==> flow/design.v <==
`timescale 1ns / 1ps
module bnn_core #(
    parameter  STRIDE = 1,
    parameter  IN_CHANNEL = 3,
    parameter  OUT_CHANNEL = 3,
    parameter  WEGT_WIDTH = 3,
    parameter  IN_DATA_WIDTH = 28,
    parameter  IN_DATA_1CH = IN_DATA_WIDTH ** 2,
    parameter  IN_DATA_SIZE = IN_DATA_1CH * IN_CHANNEL,
    parameter  WEGT_1CH = WEGT_WIDTH ** 2,
    parameter  WEGT_SIZE = WEGT_1CH * IN_CHANNEL,
    parameter  WEGTS_SIZE = OUT_CHANNEL * WEGT_SIZE,
    parameter  OUT_DATA_WIDTH = (IN_DATA_WIDTH - WEGT_WIDTH) / STRIDE +1,
    parameter  OUT_DATA_1CH = OUT_DATA_WIDTH ** 2,
    parameter  OUT_DATA_SIZE = OUT_CHANNEL * OUT_DATA_1CH,
    parameter  NUM_BUF = WEGT_WIDTH * IN_CHANNEL,
    parameter CORE_DELAY = 5
)(
	input	wire	                    clk,
	input	wire	                    reset_n,
    input   wire [WEGT_SIZE -1: 0]      i_weight,       
    input   wire [IN_DATA_WIDTH -1:0]   i_data,         
    input   wire                        i_valid,
    input   wire [CORE_DELAY - 1 : 0]   i_calc_valid,
	output  reg                         o_valid,
	output  reg  [OUT_DATA_WIDTH -1: 0] o_result        
    );
reg [1 : 0] core_channel_cnt;
always @(posedge clk or negedge reset_n) begin
    if(!reset_n) begin
        core_channel_cnt <= 0;
    end
    else if(i_valid) begin
        if(core_channel_cnt == 2) begin
            core_channel_cnt <= 0;
        end
        else begin
            core_channel_cnt <= core_channel_cnt + 1;
        end
    end
    else begin
        core_channel_cnt <= 0;
    end
end
integer i, j;
reg [IN_DATA_WIDTH - 1 : 0] r_input_mem_data [NUM_BUF - 1 : 0];
always @(posedge clk or negedge reset_n) begin
	if(!reset_n) begin
		for(i = 0; i < NUM_BUF; i = i + 1) begin
			r_input_mem_data[i] <= {IN_DATA_WIDTH{1'b0}};
		end
	end
	else if(i_valid && core_channel_cnt == 0) begin		 
		for(i = 0; i < IN_CHANNEL; i = i + 1) begin
			r_input_mem_data[i * WEGT_WIDTH] 	    <= r_input_mem_data[i * WEGT_WIDTH + 1];
			r_input_mem_data[i * WEGT_WIDTH + 1] 	<= r_input_mem_data[i * WEGT_WIDTH + 2];
		end
		r_input_mem_data[2] <= i_data;
		r_input_mem_data[5] <= 0;
		r_input_mem_data[8] <= 0;
	end
	else if(i_valid) begin
		r_input_mem_data[core_channel_cnt * WEGT_WIDTH + 2] <= i_data;
	end
end
reg [WEGT_SIZE - 1 : 0] r_weight;
always @(posedge clk or negedge reset_n) begin
    if(!reset_n) begin
        r_weight <= {WEGT_SIZE{1'b0}};
    end
    else if(i_valid) begin
        r_weight <= i_weight;
    end
end
wire [WEGT_SIZE - 1 : 0] sliced_input [OUT_DATA_WIDTH - 1 : 0];
genvar a,b,c;
generate
	for(a = 0; a < OUT_DATA_WIDTH; a = a + 1) begin
		for(b = 0; b < IN_CHANNEL; b = b + 1) begin
			for(c = 0; c < WEGT_WIDTH; c = c + 1) begin
				assign sliced_input[a][(WEGT_SIZE - 1) - b * WEGT_1CH - c * WEGT_WIDTH -: WEGT_WIDTH] 
				= r_input_mem_data[b * WEGT_WIDTH + c][(IN_DATA_WIDTH - 1) - a -: WEGT_WIDTH];
			end
		end
	end
endgenerate
reg [WEGT_SIZE - 1 : 0 ] r_sliced_input [OUT_DATA_WIDTH - 1 : 0];
always @(posedge clk or negedge reset_n) begin
	if(!reset_n) begin
		for(i = 0; i < OUT_DATA_WIDTH; i = i + 1) begin
			r_sliced_input[i] <= {WEGT_SIZE{1'b0}};
		end
	end
	else if(i_calc_valid[1]) begin
		for(i = 0; i < OUT_DATA_WIDTH; i = i + 1) begin
			r_sliced_input[i] <= sliced_input[i];
		end
	end
end
wire [WEGT_SIZE - 1 : 0] xnor_result [OUT_DATA_WIDTH - 1 : 0];
genvar d;
generate
	for(d = 0; d < OUT_DATA_WIDTH; d = d + 1) begin
		assign xnor_result[d] = ~ (r_sliced_input[d] ^ r_weight);
	end
endgenerate
reg [WEGT_SIZE - 1 : 0] r_xnor_result [OUT_DATA_WIDTH - 1 : 0];
always @(posedge clk or negedge reset_n) begin
	if(!reset_n) begin
		for(i = 0; i < OUT_DATA_WIDTH; i = i + 1) begin
			r_xnor_result[i] <= {WEGT_SIZE{1'b0}};
		end
	end
	else if(i_calc_valid[2]) begin
		for(i = 0; i < OUT_DATA_WIDTH; i = i + 1) begin
			r_xnor_result[i] <= xnor_result[i];
		end
	end
end
reg [4 : 0] popcnt_result [OUT_DATA_WIDTH - 1 : 0];
always @(*) begin
	for(i = 0; i < OUT_DATA_WIDTH; i = i + 1) begin
		popcnt_result[i] = 0;
		for(j = 0; j < WEGT_SIZE; j = j + 1) begin
			popcnt_result[i] = popcnt_result[i] + r_xnor_result[i][j];
		end
	end
end
reg [4 : 0] r_popcnt_result [OUT_DATA_WIDTH - 1 : 0];
always @(posedge clk or negedge reset_n) begin
	if(!reset_n) begin
		for(i = 0; i < OUT_DATA_WIDTH; i = i + 1) begin
			r_popcnt_result[i] <= {WEGT_SIZE{1'b0}};
		end
	end
	else if(i_calc_valid[3]) begin
		for(i = 0; i < OUT_DATA_WIDTH; i = i + 1) begin
			r_popcnt_result[i] <= popcnt_result[i];
		end
	end
end
wire [OUT_DATA_WIDTH - 1 : 0] result;
genvar e;
generate
	for(e = 0; e < OUT_DATA_WIDTH; e = e + 1) begin
		assign result[(OUT_DATA_WIDTH - 1) - e] = (r_popcnt_result[e] << 1) > WEGT_SIZE ? 1 : 0;
	end
endgenerate
always @(posedge clk or negedge reset_n) begin
	if(!reset_n) begin
		o_result <= {WEGT_SIZE{1'b0}};
	end
	else if(i_calc_valid[4]) begin
		o_result <= result;
	end
end
always @(posedge clk or negedge reset_n) begin
    if(!reset_n) begin
        o_valid <= 0;
    end
    else begin
        o_valid <= i_calc_valid[4];
    end
end
endmodule
`timescale 1ns / 1ps
module bnn_layer
#(
	parameter CNT_BIT = 31,
	parameter IN_MEM_DWIDTH = 28,
	parameter IN_MEM_AWIDTH = 7,
	parameter IN_MEM_DEPTH  = 84,
	parameter WEGT_MEM_DWIDTH = 27,
	parameter WEGT_MEM_AWIDTH = 2,
	parameter WEGT_MEM_DEPTH  = 3,
	parameter OUT_MEM_DWIDTH = 26,
	parameter OUT_MEM_AWIDTH = 5,
	parameter OUT_MEM_DEPTH  = 78,
    parameter  STRIDE = 1,
    parameter  IN_CHANNEL = 3,
    parameter  OUT_CHANNEL = 3,
    parameter  WEGT_WIDTH = 3,
    parameter  IN_DATA_WIDTH = 28,
    parameter  IN_DATA_1CH = IN_DATA_WIDTH ** 2,
    parameter  IN_DATA_SIZE = IN_DATA_1CH * IN_CHANNEL,  
    parameter  WEGT_1CH = WEGT_WIDTH ** 2,
    parameter  WEGT_SIZE = WEGT_1CH * IN_CHANNEL,
    parameter  WEGTS_SIZE = OUT_CHANNEL * WEGT_SIZE,
    parameter  OUT_DATA_WIDTH = (IN_DATA_WIDTH - WEGT_WIDTH) / STRIDE +1,
    parameter  OUT_DATA_1CH = OUT_DATA_WIDTH ** 2,
    parameter  OUT_DATA_SIZE = OUT_CHANNEL * OUT_DATA_1CH,
    parameter  NUM_BUF = WEGT_WIDTH * IN_CHANNEL,
    parameter  STATE_WIDTH = 3,
    parameter  CORE_DELAY = 5
)
(
    input 				        clk,
    input 				        reset_n,
	input 				        i_run,
	input  [CNT_BIT-1:0]	    i_num_cnt,
	output   			        o_idle,
	output   			        o_read,
	output                      o_write,
	output  			        o_done,
	output[IN_MEM_AWIDTH-1:0] 	addr_input,
	output 				        ce_input,
	output 				        we_input,
	input [IN_MEM_DWIDTH-1:0]   q_input,
	output[IN_MEM_DWIDTH-1:0] 	d_input,
	output[WEGT_MEM_AWIDTH-1:0] addr_weight,
	output 				        ce_weight,
	output 				        we_weight,
	input [WEGT_MEM_DWIDTH-1:0] q_weight,
	output[WEGT_MEM_DWIDTH-1:0] d_weight,
    output[OUT_MEM_AWIDTH-1:0] 	addr_output,
	output 				        ce_output,
	output 				        we_output,
	input [OUT_MEM_DWIDTH-1:0]  q_output,
	output[OUT_MEM_DWIDTH-1:0] 	d_output
    );
localparam S_IDLE	= 2'b00;
localparam S_RUN	= 2'b01;
localparam S_DONE  	= 2'b10;
reg [1:0] c_state_read;  
reg [1:0] n_state_read;  
reg [1:0] c_state_write;  
reg [1:0] n_state_write;  
wire      is_write_start;
wire      calc_valid;
wire      out_channel_end;
wire      wegt_read;
wire      result_valid;
wire	  is_write_done;
wire	  is_read_done;
always @(posedge clk or negedge reset_n) begin
    if(!reset_n) begin
		c_state_read <= S_IDLE;
    end else begin
		c_state_read <= n_state_read;
    end
end
always @(posedge clk or negedge reset_n) begin
    if(!reset_n) begin
		c_state_write <= S_IDLE;
    end else begin
		c_state_write <= n_state_write;
    end
end
always @(*) 
begin
	n_state_read = c_state_read;  
	case(c_state_read)
	S_IDLE	: if(i_run)
				n_state_read = S_RUN;
	S_RUN   : if(is_read_done)
				n_state_read = S_DONE;
	S_DONE	: n_state_read 	 = S_IDLE;
	endcase
end 
always @(*) 
begin
	n_state_write = c_state_write;  
	case(c_state_write)
	S_IDLE	: if(is_write_start)
				n_state_write = S_RUN;
	S_RUN   : if(is_write_done)
				n_state_write = S_DONE;
	S_DONE	: n_state_write   = S_IDLE;
	endcase
end 
assign o_idle 		= (c_state_read == S_IDLE) && (c_state_write == S_IDLE);
assign o_read 		= (c_state_read == S_RUN);
assign o_write 		= (c_state_write == S_RUN);
assign o_done 		= (c_state_write == S_DONE);  
reg [CNT_BIT-1:0] num_cnt;
reg [3:0] o_write_cnt;
always @(posedge clk or negedge reset_n) begin
    if(!reset_n) begin
        num_cnt <= 0;  
    end else if (i_run) begin
        num_cnt <= i_num_cnt;
	end else if (o_done) begin
		num_cnt <= 0;
	end
end
reg [1:0] in_channel_cnt;
always @(posedge clk or negedge reset_n) begin	 
	if(!reset_n) begin
		in_channel_cnt <= 1;
	end
	else if(in_channel_cnt >= 2) begin
		in_channel_cnt <= 0;
	end
	else if(o_read) begin
		in_channel_cnt <= in_channel_cnt + 1;
	end
end
reg [2 : 0] out_channel_cnt;
always @(posedge clk or negedge reset_n) begin
	if(!reset_n) begin
		out_channel_cnt <= 0;
	end
	else if(out_channel_end) begin
		out_channel_cnt <= out_channel_cnt + 1;
	end
	else if(out_channel_cnt == OUT_CHANNEL) begin
		out_channel_cnt <= 0;
	end
end
reg [IN_DATA_WIDTH - 1 : 0] row_cnt;
always @(posedge clk or negedge reset_n) begin	
	if(!reset_n) begin
		row_cnt <= 0;
	end
	else if(row_cnt >= IN_DATA_WIDTH) begin
		row_cnt <= 0;
	end
	else if(o_read && in_channel_cnt == 2) begin
		row_cnt <= row_cnt + 1;
	end
end
reg [CORE_DELAY - 1 : 0] r_calc_valid;
always @(posedge clk or negedge reset_n) begin
	if(!reset_n) begin
		r_calc_valid <= {CORE_DELAY{1'b0}};
	end
	else begin
		r_calc_valid <= {r_calc_valid[CORE_DELAY - 2 : 0],{calc_valid}};
	end
end
reg [CNT_BIT-1:0] addr_cnt_read_input;
reg [CNT_BIT-1:0] addr_cnt_read_weight; 
reg [CNT_BIT-1:0] addr_cnt_write;
assign is_read_done  = o_read  && (out_channel_cnt == OUT_CHANNEL - 1) && out_channel_end ;
assign is_write_done = o_write && (addr_cnt_write == OUT_MEM_DEPTH - 1) && (|r_calc_valid == 0);
assign calc_valid	= o_read && (in_channel_cnt == 0) && (row_cnt > 2);
assign out_channel_end = (addr_cnt_read_input == IN_MEM_DEPTH - 1); 
assign wegt_read    = o_read && (out_channel_cnt > 0) && (in_channel_cnt == 0) &&(row_cnt == 2);
always @(posedge clk or negedge reset_n) begin
    if(!reset_n) begin
        addr_cnt_read_input <= 0;  
    end else if (is_read_done | out_channel_end) begin
        addr_cnt_read_input <= 0; 
    end else if (o_read) begin
        addr_cnt_read_input <= IN_DATA_WIDTH * in_channel_cnt + row_cnt;
	end
end
always @(posedge clk or negedge reset_n) begin
    if(!reset_n) begin
        addr_cnt_read_weight <= 0;  
    end else if (is_read_done) begin
        addr_cnt_read_weight <= 0; 
    end else if (wegt_read) begin
        addr_cnt_read_weight <= addr_cnt_read_weight + 1;
	end
end
always @(posedge clk or negedge reset_n) begin
    if(!reset_n) begin
        addr_cnt_write <= 0;  
    end else if (is_write_done) begin
        addr_cnt_write <= 0; 
    end else if (o_write && result_valid ) begin
        addr_cnt_write <= addr_cnt_write + 1;
	end
end
reg  r_valid;
always @(posedge clk or negedge reset_n) begin
    if(!reset_n) begin
        r_valid <= {IN_MEM_DWIDTH{1'b0}};  
    end else begin
	    r_valid <= o_read;  
    end
end
assign addr_input 	= addr_cnt_read_input;
assign ce_input 	= o_read;
assign we_input 	= 1'b0;  
assign d_input		= {IN_MEM_DWIDTH{1'b0}};  
wire [IN_MEM_DWIDTH - 1 : 0]    input_mem_data;
assign input_mem_data = q_input;
assign addr_weight 	= addr_cnt_read_weight;
assign ce_weight 	= o_read;    
assign we_weight 	= 1'b0;  
assign d_weight		= {IN_MEM_DWIDTH{1'b0}};  
wire [WEGT_MEM_DWIDTH - 1:0] 	weight_mem_data;
assign weight_mem_data = q_weight; 
wire [OUT_MEM_DWIDTH-1:0] w_result;
bnn_core #(
.WEGT_WIDTH     (WEGT_WIDTH),
.IN_DATA_WIDTH  (IN_DATA_WIDTH),
.STRIDE         (STRIDE),
.IN_CHANNEL     (IN_CHANNEL),
.OUT_CHANNEL    (OUT_CHANNEL)
) u_bnn_core (
.clk            (clk),
.reset_n        (reset_n),
.i_weight       (weight_mem_data),
.i_data         (input_mem_data),
.i_valid	    (r_valid),
.i_calc_valid   (r_calc_valid),
.o_valid        (result_valid),
.o_result       (w_result)
);
assign is_write_start = r_calc_valid[4];
assign addr_output 	= addr_cnt_write;
assign ce_output 	= o_write && result_valid;
assign we_output 	= o_write;
assign d_output		= w_result;
endmodule
module bnn_layer0 (
    input  wire        clk,
    input  wire        reset_n,
    input  wire        i_run,
    output wire        o_idle,
    output wire        o_done,
    output wire [6:0]  addr_input,
    output wire        ce_input,
    input  wire [27:0] q_input,
    output wire [1:0]  addr_weight,
    output wire        ce_weight,
    input  wire [26:0] q_weight,
    output wire [6:0]  addr_output,
    output wire        we_output,
    output wire [25:0] d_output
);
wire        w_read, w_write;
wire        w_we_input, w_we_weight, w_ce_output, w_we_output;
wire [27:0] w_d_input;
wire [26:0] w_d_weight;
bnn_layer #(
    .CNT_BIT         (31),
    .IN_MEM_DWIDTH   (28),
    .IN_MEM_AWIDTH   (7),
    .IN_MEM_DEPTH    (84),
    .WEGT_MEM_DWIDTH (27),
    .WEGT_MEM_AWIDTH (2),
    .WEGT_MEM_DEPTH  (3),
    .OUT_MEM_DWIDTH  (26),
    .OUT_MEM_AWIDTH  (7),
    .OUT_MEM_DEPTH   (78),
    .WEGT_WIDTH      (3),
    .IN_DATA_WIDTH   (28),
    .STRIDE          (1),
    .IN_CHANNEL      (3),
    .OUT_CHANNEL     (3)
) u_bnn_layer (
    .clk         (clk),
    .reset_n     (reset_n),
    .i_run       (i_run),
    .i_num_cnt   (31'd84),
    .o_idle      (o_idle),
    .o_read      (w_read),
    .o_write     (w_write),
    .o_done      (o_done),
    .addr_input  (addr_input),
    .ce_input    (ce_input),
    .we_input    (w_we_input),
    .q_input     (q_input),
    .d_input     (w_d_input),
    .addr_weight (addr_weight),
    .ce_weight   (ce_weight),
    .we_weight   (w_we_weight),
    .q_weight    (q_weight),
    .d_weight    (w_d_weight),
    .addr_output (addr_output),
    .ce_output   (w_ce_output),
    .we_output   (w_we_output),
    .q_output    (26'd0),
    .d_output    (d_output)
);
assign we_output = w_ce_output & w_we_output;
endmodule
Tool chain data of bnn_layer0
Tool output for the design above, in the order of the flow.
Lines are those of the file above, counted from 1.
The mark - stands for no value.
- top: bnn_layer0
- clock: clk
- standard-cell library: sky130hd
- corner: tt_025C_1v80

Word level
Counts by Yosys on the flattened word-level netlist (proc, flatten, opt, wreduce). Print and check cells are left out. Cells with the same type and inputs are merged into one.
- noted bits in registers: 1978
- input bits: 58
- noted output and inout bits: 47
- cells after elaboration at 1016
- noted bitwise gates (word level): 54
- $mul at 2
- order comparisons at 30
- reduce/logical cells: 49
- equality and inequality tests: 23
- multiplexer cells at 73
- add/subtract/negate cells at 684
- operator list (operator ; number):
    5-bit by 1-bit adder with 5-bit output ; 572
    28-bit 2-to-1 mux ; 29
    27-bit XOR ; 26
    27-bit NOT ; 26
    31-bit 2-to-1 mux ; 6
    6-bit by 5-bit > comparator with 1-bit output with constant B ; 26
    4-bit by 1-bit adder with 5-bit output ; 26
    3-bit by 1-bit adder with 4-bit output ; 26
    2-bit by 1-bit adder with 3-bit output ; 26
    31-bit by 1-bit adder with 31-bit output with constant B ; 2
    31-bit by 7-bit == test with 1-bit output with constant B ; 2
    1-bit by 1-bit adder with 2-bit output ; 26
    2-bit nonzero test ; 16
    32-bit zero test ; 1
    31-bit by 28-bit adder with 31-bit output ; 1
    28-bit by 1-bit adder with 28-bit output with constant B ; 1
    28-bit by 2-bit > comparator with 1-bit output with constant B ; 1
    28-bit by 2-bit == test with 1-bit output with constant B ; 1
    28-bit by 5-bit >= comparator with 1-bit output with constant B ; 1
    1-bit 2-to-1 mux ; 26
    2-bit AND reduction ; 9
    4-bit by 3-bit == test with 1-bit output with constant B ; 4
    2-bit 2-to-1 mux ; 8
    1-bit logical AND ; 13
    2-bit parallel mux with 3-bit select ; 2
    3-bit by 2-bit multiplier with 5-bit output with constant A ; 1
    2-bit == test with constant B ; 4
    2-bit by 2-bit multiplier with 4-bit output with constant B ; 1
Other operator kinds: 20; their cells: 32.

Longest topological paths
Depth = most cells in a row (Yosys ltp): at word level without a register or memory, in the mapped netlist without a sequential cell, where the memories' decode and read muxes count.
- word-level depth at 26
- ABC_AREA at 0
- mapped depth at 18
- depth with buffers taken out at 18

After synthesis
Yosys stat after the flow's synthesis: flattened, memories mapped to cells. It holds for the ABC_AREA given above (unset counts as 0); a run with the other value may have another netlist.
- standard cells after synthesis: 6621
- noted sequential area: 36864.1 sq um
- cell area after synthesis at 78427.7 sq um
- buffer cells: 322
- flip-flop cells: 1473
- cells by type (cell ; number ; total area (sq um)):
    sky130_fd_sc_hd__dfrtp_1 ; 1470 ; 3.68E+04
    sky130_fd_sc_hd__mux2_2 ; 854 ; 9.62E+03
    sky130_fd_sc_hd__fa_1 ; 469 ; 9.39E+03
    sky130_fd_sc_hd__xnor2_1 ; 808 ; 7.08E+03
    sky130_fd_sc_hd__inv_1 ; 942 ; 3.54E+03
    sky130_fd_sc_hd__ha_1 ; 253 ; 3.17E+03
    sky130_fd_sc_hd__o21ai_0 ; 464 ; 2.32E+03
    sky130_fd_sc_hd__nand2_1 ; 539 ; 2023.19
    sky130_fd_sc_hd__clkbuf_1 ; 200 ; 750.72
    sky130_fd_sc_hd__a21oi_1 ; 114 ; 570.547
    sky130_fd_sc_hd__buf_2 ; 75 ; 375.36
    sky130_fd_sc_hd__a21o_1 ; 47 ; 352.838
    sky130_fd_sc_hd__nor2_1 ; 94 ; 352.838
    sky130_fd_sc_hd__xor2_1 ; 24 ; 210.202
    sky130_fd_sc_hd__a31oi_1 ; 27 ; 168.912
    sky130_fd_sc_hd__mux2i_1 ; 16 ; 160.154
    sky130_fd_sc_hd__a211oi_1 ; 21 ; 157.651
    sky130_fd_sc_hd__o21bai_1 ; 17 ; 127.622
Other cell types: 43; their cells: 187.
By module: a second synthesis without flattening, with its own total; a netlist apart from the flattened one above.
- cells (unflattened synthesis): 7003
- area total of the unflattened synthesis at 80744.9 sq um
Rows give one instance, submodules left out.
- modules (module ; cells ; instances ; area (sq um) ; seq. area (sq um)):
    bnn_core ; 6454 ; 1 ; 75049.5 ; 34182.8
    bnn_layer ; 546 ; 1 ; 5681.7 ; 2681.3
    bnn_layer0 ; 3 ; 1 ; 13.8 ; 0.0

Worst setup path after synthesis
Path of least setup slack by OpenSTA after synthesis, without wires, with an ideal clock, recovery checks aside; 20% of the period is set as input and as output delay. Where synthesis merged equal registers, the netlist keeps one of their names.
- path type: flip-flop to flip-flop
- start point: register u_bnn_layer.u_bnn_core.r_xnor_result[7][17]
- end point: register u_bnn_layer.u_bnn_core.r_popcnt_result[7][4]
- clock period: 6000 ps
- noted path buffers: 0
- noted slack: 870 ps
- noted setup time: 125 ps
- path delay: 5131 ps
- data arrival time: 5006 ps
- launch time at the first pin at 0 ps
- required time at 5875 ps
- noted stages: 19
- noted period reached after synthesis: 5130 ps
"path delay" is the arrival time less input delay plus setup time.
"stages": output pins that drive a net of the path, with the launching flip-flop's if there is one; two outputs of one cell count as two.
"period reached after synthesis" = period - worst setup slack (recovery checks aside). The figure is calculated, with input and output delays left at 20% of the set period.
Between the ends stands the longest chain of elaborated cells between them, by number of cells; it is not shown to be the way that was timed. Of several equally long chains one is given.
Each line given opens the expression or statement behind the cell; cells for indexed reads and writes are added by Yosys, which also makes memories of some case tables.
- cell sequence: sky130_fd_sc_hd__dfrtp_1 > sky130_fd_sc_hd__fa_1 > sky130_fd_sc_hd__inv_1 > sky130_fd_sc_hd__fa_1 > sky130_fd_sc_hd__inv_1 > sky130_fd_sc_hd__fa_1 > sky130_fd_sc_hd__inv_1 > sky130_fd_sc_hd__fa_1 > sky130_fd_sc_hd__fa_1 > sky130_fd_sc_hd__fa_1 > sky130_fd_sc_hd__inv_1 > sky130_fd_sc_hd__ha_1 > sky130_fd_sc_hd__a21oi_1 > sky130_fd_sc_hd__fa_1 > sky130_fd_sc_hd__inv_1 > sky130_fd_sc_hd__a21o_1 > sky130_fd_sc_hd__a21oi_1 > sky130_fd_sc_hd__xnor2_1 > sky130_fd_sc_hd__mux2_2
- noted length of the longest elaborated chain: 10
- noted elaborated cells on any way between the ends: 10
- source lines of those cells at 1
- those cells by class: 10 x add/sub
- RTL lines, path post-synthesis (item ; line ; text):
    start, declared ; 107 ; reg [WEGT_SIZE - 1 : 0] r_xnor_result [OUT_DATA_WIDTH - 1 : 0];
    start, assigned ; 111 ; r_xnor_result[i] <= {WEGT_SIZE{1'b0}};
    start, assigned ; 116 ; r_xnor_result[i] <= xnor_result[i];
    5-bit by 1-bit adder with 5-bit output x10 ; 125 ; popcnt_result[i] = popcnt_result[i] + r_xnor_result[i][j];
    end, assigned ; 133 ; r_popcnt_result[i] <= {WEGT_SIZE{1'b0}};
    end, assigned ; 138 ; r_popcnt_result[i] <= popcnt_result[i];
    end, declared ; 129 ; reg [4 : 0] r_popcnt_result [OUT_DATA_WIDTH - 1 : 0];

Path in the finished layout
Path of least setup slack in the final report of stored run 1 (OpenROAD, finished layout, wires in). Where an end is a register, its clock arrival counts in the times.
The report prints the path's times to 10 ps; the period is as set.
- path type: flip-flop to flip-flop
- start point: register u_bnn_layer.u_bnn_core.r_xnor_result[7][17]
- end point: register u_bnn_layer.u_bnn_core.r_popcnt_result[7][4]
- clock period: 6000 ps
- noted path buffers: 0
- noted setup time: 110 ps
- noted stages: 19
- required time at 6690 ps
- launch time at the first pin at 800 ps
- noted slack: 610 ps
- data arrival time: 6070 ps
Between the ends stands the longest chain of elaborated cells between them, by number of cells; it is not shown to be the way that was timed. Of several equally long chains one is given.
- cell sequence: sky130_fd_sc_hd__dfrtp_1 > sky130_fd_sc_hd__fa_1 > sky130_fd_sc_hd__inv_1 > sky130_fd_sc_hd__fa_1 > sky130_fd_sc_hd__inv_1 > sky130_fd_sc_hd__fa_1 > sky130_fd_sc_hd__inv_1 > sky130_fd_sc_hd__fa_1 > sky130_fd_sc_hd__fa_1 > sky130_fd_sc_hd__fa_1 > sky130_fd_sc_hd__inv_1 > sky130_fd_sc_hd__ha_1 > sky130_fd_sc_hd__a21oi_1 > sky130_fd_sc_hd__fa_1 > sky130_fd_sc_hd__inv_1 > sky130_fd_sc_hd__a21o_1 > sky130_fd_sc_hd__a21oi_1 > sky130_fd_sc_hd__xnor2_1 > sky130_fd_sc_hd__mux2_2
- noted length of the longest elaborated chain: 10
- noted elaborated cells on any way between the ends: 10
- source lines of those cells at 1
- those cells by class: 10 x add/sub
- RTL lines, path after layout (item ; line ; text):
    start, declared ; 107 ; reg [WEGT_SIZE - 1 : 0] r_xnor_result [OUT_DATA_WIDTH - 1 : 0];
    start, assigned ; 111 ; r_xnor_result[i] <= {WEGT_SIZE{1'b0}};
    start, assigned ; 116 ; r_xnor_result[i] <= xnor_result[i];
    5-bit by 1-bit adder with 5-bit output x10 ; 125 ; popcnt_result[i] = popcnt_result[i] + r_xnor_result[i][j];
    end, assigned ; 133 ; r_popcnt_result[i] <= {WEGT_SIZE{1'b0}};
    end, assigned ; 138 ; r_popcnt_result[i] <= popcnt_result[i];
    end, declared ; 129 ; reg [4 : 0] r_popcnt_result [OUT_DATA_WIDTH - 1 : 0];

Lab notebook: bnn_layer0

Settings and measured results of 4 stored flow runs for module bnn_layer0 (sky130hd), not sorted in any way. The constraints put input and output delay at 20% of the set period each and load the outputs with 0.01 pF.
"period reached" = clock period - worst setup slack. The figure is calculated, with input and output delays left at 20% of the set period.
"critical path time" means the part of the period allowed to the worst setup path (the constraints hold back 20% at inputs and 20% at outputs) less its slack; where the path has registers, the arrival times of their clocks count too.
By "total power of the final layout" is meant OpenSTA's value without simulated activity: inputs other than the clock are taken to toggle once in ten clock periods, and the tool carries that through the logic.
"critical path time" is known to 10 ps.

Stored run 1
Settings were CORE_UTILIZATION = 40; PLACE_DENSITY = 0.6; period_ns = 6.0; CAP_MARGIN = 20; CORE_MARGIN = 2; SLEW_MARGIN = 20
- noted the critical path time: 5390 ps
- critical path kind: flip-flop to flip-flop
- noted the total negative slack: 0 ps
- utilization in the final report: 45.2 %
- mapped cell area after synthesis: 78427.7 sq um
- standard-cell area after routing at 88127.0 sq um
- noted the lowest setup slack: 614 ps
- noted the period reached: 5386 ps
- total power of the final layout: 0.020964 W
- noted the area of the die: 199626.0 sq um

Stored run 2
Settings were CAP_MARGIN = 10; CELL_PAD_IN_SITES_GLOBAL_PLACEMENT = 3; CORE_ASPECT_RATIO = 0.55; CORE_MARGIN = 8; CORE_UTILIZATION = 54; CTS_CLUSTER_DIAMETER = 198; CTS_CLUSTER_SIZE = 34; GPL_TIMING_DRIVEN = 0; HOLD_SLACK_MARGIN = 0.05; MAX_ROUTING_LAYER = met4; MIN_ROUTING_LAYER = met1; PLACE_DENSITY_LB_ADDON = 0.15; SETUP_SLACK_MARGIN = 0.48; SLEW_MARGIN = 35; TNS_END_PERCENT = 70; period_ns = 5.16
- noted the critical path time: 5320 ps
- critical path kind: flip-flop to flip-flop
- noted the total negative slack: -636 ps
- utilization in the final report: 60.6 %
- mapped cell area after synthesis: 78427.7 sq um
- standard-cell area after routing at 87138.6 sq um
- noted the lowest setup slack: -157 ps
- noted the period reached: 5317 ps
- total power of the final layout: 0.017615 W
- noted the area of the die: 158237.0 sq um

Stored run 3
Settings were CORE_UTILIZATION = 40; PLACE_DENSITY = 0.6; SETUP_SLACK_MARGIN = 1.2; period_ns = 5.44; CAP_MARGIN = 20; CORE_MARGIN = 2; SLEW_MARGIN = 20
- noted the critical path time: 5160 ps
- critical path kind: flip-flop to flip-flop
- noted the total negative slack: 0 ps
- utilization in the final report: 45.9 %
- mapped cell area after synthesis: 78427.7 sq um
- standard-cell area after routing at 89425.8 sq um
- noted the lowest setup slack: 276 ps
- noted the period reached: 5164 ps
- total power of the final layout: 0.022892 W
- noted the area of the die: 199626.0 sq um

Stored run 4
Settings were CORE_UTILIZATION = 40; PLACE_DENSITY = 0.6; period_ns = 6.52; CAP_MARGIN = 20; CORE_MARGIN = 2; SLEW_MARGIN = 20
- noted the critical path time: 5430 ps
- critical path kind: flip-flop to flip-flop
- noted the total negative slack: 0 ps
- utilization in the final report: 45.2 %
- mapped cell area after synthesis: 78427.7 sq um
- standard-cell area after routing at 88097.0 sq um
- noted the lowest setup slack: 1089 ps
- noted the period reached: 5431 ps
- total power of the final layout: 0.019379 W
- noted the area of the die: 199626.0 sq um
